==> flow/design.v <==
module ALU#(
  parameter WIDTH = 32
)(
  input [WIDTH - 1:0] a, b,
  input [2:0] m,
  output reg [WIDTH - 1:0] y,
  output reg cf, of, zf
);
  always @(*) begin
    case (m)
      3'b000: y = a + b;
      3'b001: y = a - b;
      3'b010: y = a & b;
      3'b011: y = a | b;
      3'b100: y = a ^ b;
      default: y = 0;
    endcase
  end
  always @(*) begin
    case ({m[0], a[WIDTH - 1], b[WIDTH - 1], y[WIDTH - 1]})
      4'b0111, 4'b0010, 4'b0100, 4'b1111, 4'b1001, 4'b1010: cf = 1;
      default: cf = 0;
    endcase
  end
  always @(*) begin
    case ({m[0], a[WIDTH - 1], b[WIDTH - 1], y[WIDTH - 1]})
      4'b0001, 4'b0110, 4'b1011, 4'b1100: of = 1;
      default: of = 0;
    endcase
  end
  always @(*) begin
    zf = ~(| y[0]);
  end
endmodule
module RegFile#(
  parameter WIDTH = 32
)(
  input clk, rst, we,
  input [4:0] ra0, ra1, wa,
  input [WIDTH - 1:0] wd,
  output reg [WIDTH - 1:0] rd0, rd1
);
  reg [WIDTH - 1:0] regvec[31:0];
  always @(*) begin
    rd0 = (we & (wa == ra0) & (| ra0)) ? wd : regvec[ra0];
    rd1 = (we & (wa == ra1) & (| ra1)) ? wd : regvec[ra1];
  end
  integer i;
  always @(posedge clk) begin
    if (rst) begin
      for (i = 0; i < 32; i = i + 1) begin
        regvec[i] <= 0;
      end
    end else begin
      if (we) begin
        if (wa != 0) begin
          regvec[wa] <= wd;
        end
      end
    end
  end
endmodule
module Ctl(
  input clk, rst,
  input [31:0] ins,
  output f_jmp, f_branch, f_rd, f_rw, f_m2r, f_mw, f_alus, f_aluo, f_choke
);
  wire [5:0] op;
  assign op = ins[31:26];
  wire [4:0] ra0;
  assign ra0 = ins[25:21];
  wire [4:0] ra1;
  assign ra1 = ins[20:16];
  reg [31:0] pre_ins;
  wire [5:0] pre_op;
  assign pre_op = pre_ins[31:26];
  wire [4:0] pre_wa;
  assign pre_wa = pre_ins[20:16];
  assign f_choke = (pre_op == 6'b000100) || (
    (pre_op == 6'b100011) && (| pre_wa) && (
      (
        (op != 6'b000010) && (ra0 == pre_wa)
      ) || (
        ((op == 6'b000000) || (op == 6'b000100) || (op == 6'b101011)) && (ra1 == pre_wa)
      )
    )
  );
  assign f_jmp = f_choke ? 0 : op == 6'b000010;
  always @(posedge clk) begin
    if (rst) begin
      pre_ins <= 0;
    end else begin
      pre_ins <= f_choke ? 0 : ins;
    end
  end
  reg ifid_branch, ifid_rd, ifid_rw, ifid_m2r, ifid_mw, ifid_alus, ifid_aluo;
  always @(posedge clk) begin
    if (f_choke || rst) begin
      ifid_branch <= 0;
      ifid_rw <= 0;
      ifid_m2r <= 0;
      ifid_mw <= 0;
      ifid_alus <= 0;
      ifid_aluo <= 0;
      ifid_rd <= 0;
    end else begin
      ifid_rw <= (op == 6'b000000) || (op == 6'b001000) || (op == 6'b100011);
      ifid_m2r <= op == 6'b100011;
      ifid_mw <= op == 6'b101011;
      ifid_alus <= (op == 6'b001000) || (op == 6'b100011) || (op == 6'b101011);
      ifid_aluo <= op == 6'b000100;
      ifid_branch <= op == 6'b000100;
      ifid_rd <= op == 6'b000000;
    end
  end
  assign f_rd = ifid_rd;
  assign f_branch = ifid_branch;
  reg idex_rw, idex_m2r, idex_mw, idex_alus, idex_aluo;
  always @(posedge clk) begin
    if (rst) begin
      idex_rw <= 0;
      idex_m2r <= 0;
      idex_mw <= 0;
      idex_alus <= 0;
      idex_aluo <= 0;
    end else begin
      idex_rw <= ifid_rw;
      idex_m2r <= ifid_m2r;
      idex_mw <= ifid_mw;
      idex_alus <= ifid_alus;
      idex_aluo <= ifid_aluo;
    end
  end
  assign f_alus = idex_alus;
  assign f_aluo = idex_aluo;
  reg exmem_rw, exmem_m2r, exmem_mw;
  always @(posedge clk) begin
    if (rst) begin
      exmem_rw <= 0;
      exmem_m2r <= 0;
      exmem_mw <= 0;
    end else begin
      exmem_rw <= idex_rw;
      exmem_m2r <= idex_m2r;
      exmem_mw <= idex_mw;
    end
  end
  assign f_mw = exmem_mw;
  reg memwb_rw, memwb_m2r;
  always @(posedge clk) begin
    if (rst) begin
      memwb_m2r <= 0;
      memwb_rw <= 0;
    end else begin
      memwb_m2r <= exmem_m2r;
      memwb_rw <= exmem_rw;
    end
  end
  assign f_m2r = memwb_m2r;
  assign f_rw = memwb_rw;
endmodule
module PipelineCPU(
  input clk, rst,
  output [8:0] imem_addr,
  input [31:0] imem_data,
  output [8:0] dmem_addr,
  output [31:0] dmem_wdata,
  output dmem_we,
  input [31:0] dmem_rdata
);
  wire [8:0] ins_a;
  wire [31:0] ins_spo;
  wire reg_we;
  wire [4:0] ra0, ra1, wa;
  wire [31:0] rd0, rd1, wd;
  RegFile#(.WIDTH(32)) reg_file(
    .clk(clk), .rst(rst), .we(reg_we), .ra0(ra0), .ra1(ra1), .wa(wa), .wd(wd),.rd0(rd0), .rd1(rd1));
  wire [31:0] a, b, y;
  wire [2:0] m;
  wire zf;
  ALU#(.WIDTH(32)) alu(.a(a), .b(b), .m(m), .y(y), .zf(zf));
  wire mem_we;
  wire [8:0] mem_a;
  wire [31:0] mem_d, mem_spo;
  assign imem_addr = ins_a;
  assign ins_spo = imem_data;
  assign dmem_addr = mem_a;
  assign dmem_wdata = mem_d;
  assign dmem_we = mem_we;
  assign mem_spo = dmem_rdata;
  wire [5:0] op;
  wire f_jmp, f_branch, f_rd, f_rw, f_m2r, f_mw, f_alus, f_aluo;
  wire f_choke;
  Ctl ctl(
    .clk(clk), .rst(rst), .ins(ins_spo),
    .f_jmp(f_jmp), .f_branch(f_branch), .f_rd(f_rd), .f_rw(f_rw),
    .f_m2r(f_m2r), .f_mw(f_mw), .f_alus(f_alus), .f_aluo(f_aluo),
    .f_choke(f_choke));
  reg [31:0] pc;
  assign ins_a = pc[10:0] >> 2;
  wire [31:0] npc_ser;
  assign npc_ser = pc + 4;
  wire [31:0] npc_j;
  assign npc_j = {npc_ser[31:28], ins_spo[25:0] << 2};
  assign op = ins_spo[31:26];
  reg [31:0] ifid_ins, ifid_npc_ser;
  reg ifid_valid;
  always @(posedge clk) begin
    if (rst) begin
      ifid_ins <= 0;
      ifid_valid <= 0;
    end else begin
      ifid_ins <= ins_spo;
      ifid_valid <= ~f_choke;
    end
    ifid_npc_ser <= npc_ser;
  end
  assign ra0 = ifid_ins[25:21];
  assign ra1 = ifid_ins[20:16];
  wire [4:0] wa_pre;
  assign wa_pre = f_rd ? ifid_ins[15:11] : ifid_ins[20:16];
  wire [31:0] imm;
  assign imm = {{16{ifid_ins[15]}}, ifid_ins[15:0]};
  wire w_ex2wb;
  assign w_ex2wb = ifid_valid && (((ifid_ins[31:26] == 6'b000000) && (| ifid_ins[15:11]))
    || ((ifid_ins[31:26] == 6'b001000) && (| ifid_ins[20:16])));
  wire w_mem2wb;
  assign w_mem2wb = ifid_valid && (ifid_ins[31:26] == 6'b100011) && (| ifid_ins[20:16]);
  reg [31:0] idex_rd0, idex_rd1, idex_imm, idex_npc_ser;
  reg [31:0] exmem_y;
  reg [4:0] idex_wa, exmem_wa;
  reg idex_w_ex2wb, exmem_w_ex2wb;
  reg idex_w_mem2wb, exmem_w_mem2wb;
  wire [31:0] rd0_bypass, rd1_bypass;
  assign rd0_bypass = (| ra0) ? (
    idex_w_ex2wb && (ra0 == idex_wa) ? y : (
      exmem_w_mem2wb && (ra0 == exmem_wa) ? mem_spo : (
        exmem_w_ex2wb && (ra0 == exmem_wa) ? exmem_y : rd0
      )
    )
  ) : 0;
  assign rd1_bypass = (| ra1) ? (
    idex_w_ex2wb && (ra1 == idex_wa) ? y : (
      exmem_w_mem2wb && (ra1 == exmem_wa) ? mem_spo : (
        exmem_w_ex2wb && (ra1 == exmem_wa) ? exmem_y : rd1
      )
    )
  ) : 0;
  wire [31:0] npc_beq;
  assign npc_beq = ifid_npc_ser + (imm << 2);
  wire beq_zf;
  assign beq_zf = rd0_bypass == rd1_bypass;
  wire [31:0] npc;
  assign npc = rst ? 0 : (
    f_jmp ? npc_j : (
      f_branch & beq_zf ? npc_beq : (
        f_choke ? pc : npc_ser
      )
    )
  );
  always @(posedge clk) begin
    idex_rd0 <= rd0_bypass;
    idex_rd1 <= rd1_bypass;
    idex_imm <= imm;
    idex_npc_ser <= ifid_npc_ser;
    idex_wa <= wa_pre;
    if (rst) begin
      idex_w_ex2wb <= 0;
      idex_w_mem2wb <= 0;
    end else begin
      idex_w_ex2wb <= w_ex2wb;
      idex_w_mem2wb <= w_mem2wb;
    end
  end
  assign a = idex_rd0;
  assign b = f_alus ? idex_imm : idex_rd1;
  assign m = f_aluo;
  always @(posedge clk) begin
    pc <= npc;
  end
  reg [31:0] exmem_mem_d;
  always @(posedge clk) begin
    exmem_y <= y;
    exmem_mem_d <= idex_rd1;
    exmem_wa <= idex_wa;
    if (rst) begin
      exmem_w_ex2wb <= 0;
      exmem_w_mem2wb <= 0;
    end else begin
      exmem_w_ex2wb <= idex_w_ex2wb;
      exmem_w_mem2wb <= idex_w_mem2wb;
    end
  end
  assign mem_a = exmem_y[10:0] >> 2;
  assign mem_d = exmem_mem_d;
  assign mem_we = f_mw;
  reg [31:0] memwb_mem_spo, memwb_y;
  reg [4:0] memwb_wa;
  always @(posedge clk) begin
    memwb_mem_spo <= mem_spo;
    memwb_y <= exmem_y;
    memwb_wa <= exmem_wa;
  end
  assign wa = memwb_wa;
  assign wd = f_m2r ? memwb_mem_spo : memwb_y;
  assign reg_we = f_rw;
endmodule
From RTL to reports: PipelineCPU
Tool output for the design above, in the order of the flow. Lines are those of the file above, counted from 1. Operators carry their Yosys type and port widths (W data, S select, Z words). Not given: n/a

Top: PipelineCPU. Clock input: clk. Cell library: sky130hd. Timing corner: tt_025C_1v80.

Word level
Yosys after proc, flatten, opt, wreduce and memory -nomap, before mapping. Print and check cells are not counted. Equal cells are merged and count once. Yosys's memory passes give these memory sizes; they may raise the number of words (mostly to a power of two), join words into wider ones and drop unused or constant bits.

The figure for register bits after elaboration is 372. The entry for bits in writable memories reads 1024. The figure for memories kept is 1. For input port bits the number is 66. The figure for output and inout port bits is 51. Under cells after elaboration stands 130.

For add/sub/neg operators the number is 4. Equal/unequal tests: 20. The entry for muxes and demuxes reads 30. Under bitwise gates (word level) stands 6. The entry for reductions and logical operators reads 34.

Memory list: reg_file.regvec (depth 32, width 32, line 43) `reg [WIDTH - 1:0] regvec[31:0];`.

Operators by type and width (number): $mux W32 (18); $add A32 B32 Y32 (2); $pmux W32 S2 (1); $eq A5 B5 Y1 (8); $add A32 B3 Y32 const B (1); $sub A32 B32 Y32 (1); $eq A32 B32 Y1 (1); $mux W5 (6); $eq A6 B6 Y1 const B (4); $reduce_or A5 Y1 (4); $logic_and A1 B1 Y1 (15); $eq A6 B3 Y1 const B (2); $eq A6 B4 Y1 const B (2); $logic_not A6 Y1 (2); $logic_or A1 B1 Y1 (10); $eq A6 B2 Y1 const B (1); $ne A6 B2 Y1 const B (1); $and A1 B1 Y1 (5); $reduce_bool A5 Y1 (1); $mux W1 (5); $ne A3 B3 Y1 const B (1); $logic_not A3 Y1 (1); $reduce_or A2 Y1 (1); $not A1 Y1 (1).

Longest topological paths
Yosys ltp: most cells in a row. Word level: on the elaborated netlist, between registers, memories and ports. Mapped: between sequential cells and ports; inverters and the memories' decode and read muxes count.

For depth in word-level cells the number is 12. For ABC_AREA the number is 0. Depth in mapped cells: 36. For gate-level depth less buffers the number is 28.

Mapped cells and area
Yosys stat after the flow's synthesis: flattened, memories mapped to cells. It holds for the ABC_AREA given above (unset counts as 0); a run with the other value may have another netlist.

For standard cells after synthesis the number is 5390. Under chip area (Yosys) stands 0.0673821 mm^2. Under sequential part of the area stands 0.0368553 mm^2. For mapped flip-flops the number is 1329. For buffers the number is 492.

Cells by type: sky130_fd_sc_hd__edfxtp_1 (number 1024, total area 3.07E+04 um^2); sky130_fd_sc_hd__mux4_2 (number 402, total area 9.05E+03 um^2); sky130_fd_sc_hd__dfxtp_1 (number 305, total area 6.11E+03 um^2); sky130_fd_sc_hd__nor2_1 (number 1162, total area 4.36E+03 um^2); sky130_fd_sc_hd__mux2i_1 (number 249, total area 2492.39 um^2); sky130_fd_sc_hd__clkbuf_1 (number 305, total area 1.14E+03 um^2); sky130_fd_sc_hd__nand2_1 (number 208, total area 780.749 um^2); sky130_fd_sc_hd__xnor2_1 (number 79, total area 691.914 um^2); sky130_fd_sc_hd__mux2_2 (number 61, total area 686.909 um^2); sky130_fd_sc_hd__a21oi_1 (number 130, total area 650.624 um^2); sky130_fd_sc_hd__o21ai_0 (number 130, total area 650.624 um^2); sky130_fd_sc_hd__ha_1 (number 41, total area 512.992 um^2); sky130_fd_sc_hd__o22ai_1 (number 82, total area 512.992 um^2); sky130_fd_sc_hd__xor2_1 (number 57, total area 499.229 um^2); sky130_fd_sc_hd__nor2b_1 (number 77, total area 481.712 um^2); sky130_fd_sc_hd__a22oi_1 (number 61, total area 457.939 um^2); sky130_fd_sc_hd__mux4_1 (number 17, total area 446.678 um^2); sky130_fd_sc_hd__nand2b_1 (number 70, total area 437.92 um^2).

Other cell types: 79; their cells: 930. By module: a second synthesis without flattening, with its own total; a netlist apart from the flattened one above.

Under cell total of the unflattened synthesis stands 5481. The figure for area (unflattened synthesis) is 0.0711895 mm^2.

Each row is one instance without its submodules.

Modules: RegFile (WIDTH=32) (times used 1, cells 3714, area 0.0552567 mm^2, sequential area 0.0307495 mm^2); PipelineCPU (times used 1, cells 1055, area 0.0107566 mm^2, sequential area 0.0055653 mm^2); ALU (WIDTH=32) (times used 1, cells 617, area 0.0041577 mm^2, sequential area 0 mm^2); Ctl (times used 1, cells 95, area 0.0010185 mm^2, sequential area 0.0005405 mm^2).

Timing after synthesis
Source: OpenSTA report_checks on the synthesized netlist (no wires, ideal clock, input and output delay 20% of the period each), path of least setup slack; recovery checks are left aside. Register names are those of the netlist, which keeps one name where synthesis merged equal registers.

Path kind: register to register. Start: reg ctl.idex_alus. End: reg pc[3]. Under clock period stands 6.5 ns. Setup time: 0.100 ns. Time at the first pin: 0.000 ns. Under arrival time stands 7.203 ns. The figure for required time is 6.400 ns. Under slack stands -0.803 ns. Under path delay stands 7.303 ns. For stages the number is 35. The entry for buffers on the path reads 7. For synthesis period reached the number is 7.303 ns.

"path delay" = arrival - input delay + setup time. "stages" counts driving pins, that of a launching flip-flop among them; a cell with two outputs on the path counts twice. "synthesis period reached" = period - worst setup slack (recovery checks aside). The figure is calculated, with input and output delays left at 20% of the set period. Between the ends stands the longest chain of elaborated cells between them, by number of cells; it is not shown to be the way that was timed. Of several equally long chains one is given. Each line given opens the expression or statement behind the cell; cells for indexed reads and writes are added by Yosys, which also makes memories of some case tables.

Path through: sky130_fd_sc_hd__dfxtp_1 sky130_fd_sc_hd__clkbuf_1 sky130_fd_sc_hd__clkbuf_1 sky130_fd_sc_hd__clkbuf_1 sky130_fd_sc_hd__buf_1 sky130_fd_sc_hd__buf_1 sky130_fd_sc_hd__clkbuf_1 sky130_fd_sc_hd__mux2i_1 sky130_fd_sc_hd__ha_1 sky130_fd_sc_hd__o21a_1 sky130_fd_sc_hd__o21ai_0 sky130_fd_sc_hd__nor2_1 sky130_fd_sc_hd__and3_1 sky130_fd_sc_hd__and3_1 sky130_fd_sc_hd__and2_1 sky130_fd_sc_hd__nand3_1 sky130_fd_sc_hd__nand2b_1 sky130_fd_sc_hd__mux2i_1 sky130_fd_sc_hd__nand2_1 sky130_fd_sc_hd__o21ai_0 sky130_fd_sc_hd__ha_1 sky130_fd_sc_hd__clkbuf_1 sky130_fd_sc_hd__o21a_1 sky130_fd_sc_hd__a21oi_1 sky130_fd_sc_hd__nor2_1 sky130_fd_sc_hd__o41ai_1 sky130_fd_sc_hd__o21ai_0 sky130_fd_sc_hd__xnor2_1 sky130_fd_sc_hd__a221oi_1 sky130_fd_sc_hd__xor2_1 sky130_fd_sc_hd__a2111oi_4 sky130_fd_sc_hd__nand3_1 sky130_fd_sc_hd__nor4b_4 sky130_fd_sc_hd__o22ai_1 sky130_fd_sc_hd__a2111oi_4. Under cells in the longest elaborated chain stands 9. The entry for elaborated cells on any way between the ends reads 13. For source lines of those cells the number is 11. Those cells by class: add/sub (2); eq/ne (2); mux (8); logic (1).

Ends and longest elaborated chain, after synthesis: start, declared (line 118) `reg idex_rw, idex_m2r, idex_mw, idex_alus, idex_aluo;`; start, assigned (line 124) `idex_alus <= 0;`; start, assigned (line 130) `idex_alus <= ifid_alus;`; $mux W32 (line 276) `assign b = f_alus ? idex_imm : idex_rd1;`; $sub A32 B32 Y32 (line 12) `3'b001: y = a - b;`; $pmux W32 S2 (line 10) `case (m)`; $mux W32 (line 243) `idex_w_ex2wb && (ra1 == idex_wa) ? y : (`; $mux W32 (line 242) `assign rd1_bypass = (| ra1) ? (`; $eq A32 B32 Y1 (line 252) `assign beq_zf = rd0_bypass == rd1_bypass;`; $and A1 B1 Y1 (line 256) `f_branch & beq_zf ? npc_beq : (`; $mux W32 (line 256); $mux W32 (line 255) `f_jmp ? npc_j : (`; end, assigned (line 279) `pc <= npc;`; end, declared (line 199) `reg [31:0] pc;`.

Some nets on the timed path still bear RTL names; the line given drives or declares the net.

Named nets, after synthesis (line): rd1_bypass[30] (242).

Worst path after layout
Path of least setup slack in the final report of record 1 (OpenROAD, finished layout, wires in). Where an end is a register, its clock arrival counts in the times.

Path kind: register to register. Start: reg ctl.idex_alus. End: reg pc[10]. Under clock period stands 8.31 ns. Setup time: 0.08 ns. Time at the first pin: 0.77 ns. Under arrival time stands 7.70 ns. The figure for required time is 8.99 ns. Under slack stands 1.29 ns. For stages the number is 30. The entry for buffers on the path reads 1.

Between the ends stands the longest chain of elaborated cells between them, by number of cells; it is not shown to be the way that was timed. Of several equally long chains one is given.

Path through: sky130_fd_sc_hd__dfxtp_4 sky130_fd_sc_hd__mux2i_1 sky130_fd_sc_hd__ha_1 sky130_fd_sc_hd__o21a_1 sky130_fd_sc_hd__o21ai_0 sky130_fd_sc_hd__nor2_1 sky130_fd_sc_hd__and3_1 sky130_fd_sc_hd__and3_1 sky130_fd_sc_hd__and2_1 sky130_fd_sc_hd__nand3_1 sky130_fd_sc_hd__nand2b_1 sky130_fd_sc_hd__mux2i_1 sky130_fd_sc_hd__nand2_1 sky130_fd_sc_hd__o21ai_0 sky130_fd_sc_hd__ha_2 sky130_fd_sc_hd__o21a_1 sky130_fd_sc_hd__a211oi_1 sky130_fd_sc_hd__o31a_1 sky130_fd_sc_hd__o211ai_1 sky130_fd_sc_hd__a221oi_2 sky130_fd_sc_hd__xor2_1 sky130_fd_sc_hd__o21ai_0 sky130_fd_sc_hd__xnor2_1 sky130_fd_sc_hd__nand4_1 sky130_fd_sc_hd__nor4_2 sky130_fd_sc_hd__nand3_1 sky130_fd_sc_hd__nor4b_4 sky130_fd_sc_hd__buf_8 sky130_fd_sc_hd__mux2_2 sky130_fd_sc_hd__a211oi_2. Under cells in the longest elaborated chain stands 9. The entry for elaborated cells on any way between the ends reads 13. For source lines of those cells the number is 11. Those cells by class: add/sub (2); eq/ne (2); mux (8); logic (1).

Ends and longest elaborated chain, after layout: start, declared (line 118) `reg idex_rw, idex_m2r, idex_mw, idex_alus, idex_aluo;`; start, assigned (line 124) `idex_alus <= 0;`; start, assigned (line 130) `idex_alus <= ifid_alus;`; $mux W32 (line 276) `assign b = f_alus ? idex_imm : idex_rd1;`; $sub A32 B32 Y32 (line 12) `3'b001: y = a - b;`; $pmux W32 S2 (line 10) `case (m)`; $mux W32 (line 236) `idex_w_ex2wb && (ra0 == idex_wa) ? y : (`; $mux W32 (line 235) `assign rd0_bypass = (| ra0) ? (`; $eq A32 B32 Y1 (line 252) `assign beq_zf = rd0_bypass == rd1_bypass;`; $and A1 B1 Y1 (line 256) `f_branch & beq_zf ? npc_beq : (`; $mux W32 (line 256); $mux W32 (line 255) `f_jmp ? npc_j : (`; end, assigned (line 279) `pc <= npc;`; end, declared (line 199) `reg [31:0] pc;`.

Some nets on the timed path still bear RTL names; the line given drives or declares the net.

Named nets, after layout (line): rd0_bypass[28] (235).

# Flow runs of PipelineCPU

Measured data: module PipelineCPU, platform sky130hd, 3 stored runs of the flow under differing settings, order arbitrary. Input and output delays are each 20% of the period that was set; the output load is 0.01 pF. "period reached": clock period set for the run, less the worst setup slack. It is reckoned from that one timing run; input and output delays stay at 20% of the period that was set. "total power after layout" rests on the timing tool's default activity at the inputs, not on a simulated workload.

Record 1 has these settings: ABC_AREA 0; CORE_ASPECT_RATIO 0.93; CORE_MARGIN 9; CORE_UTILIZATION 62; CTS_CLUSTER_DIAMETER 315; GPL_TIMING_DRIVEN 1; MAX_ROUTING_LAYER met5; SETUP_SLACK_MARGIN 0.92; SLEW_MARGIN 30; period_ns 8.31; CAP_MARGIN 20. The total negative slack on setup checks is 0.000 ns. The period reached is 7.020 ns. The measured worst slack on setup checks is 1.290 ns. The total power after layout stands at 0.018368 W. The total die area is 0.120881 mm^2. The standard-cell area after layout comes to 0.0752271 mm^2. The post-synthesis cell area stands at 0.0673821 mm^2.

Record 2 has these settings: CORE_UTILIZATION 40; SETUP_SLACK_MARGIN 0.4; period_ns 5.33; CAP_MARGIN 20; CORE_MARGIN 2; SLEW_MARGIN 20. The total negative slack on setup checks is -4.794 ns. The period reached is 5.919 ns. The measured worst slack on setup checks is -0.589 ns. The total power after layout stands at 0.029431 W. The total die area is 0.171756 mm^2. The standard-cell area after layout comes to 0.0804772 mm^2. The post-synthesis cell area stands at 0.0673821 mm^2.

Record 3 has these settings: CELL_PAD_IN_SITES_DETAIL_PLACEMENT 1; CORE_MARGIN 2; CORE_UTILIZATION 52; CTS_CLUSTER_SIZE 10; MIN_ROUTING_LAYER met2; PLACE_DENSITY_LB_ADDON 0.23; SLEW_MARGIN 30; period_ns 9.35; CAP_MARGIN 20. Outcome: not finished: routing ended with error GRT-0116.
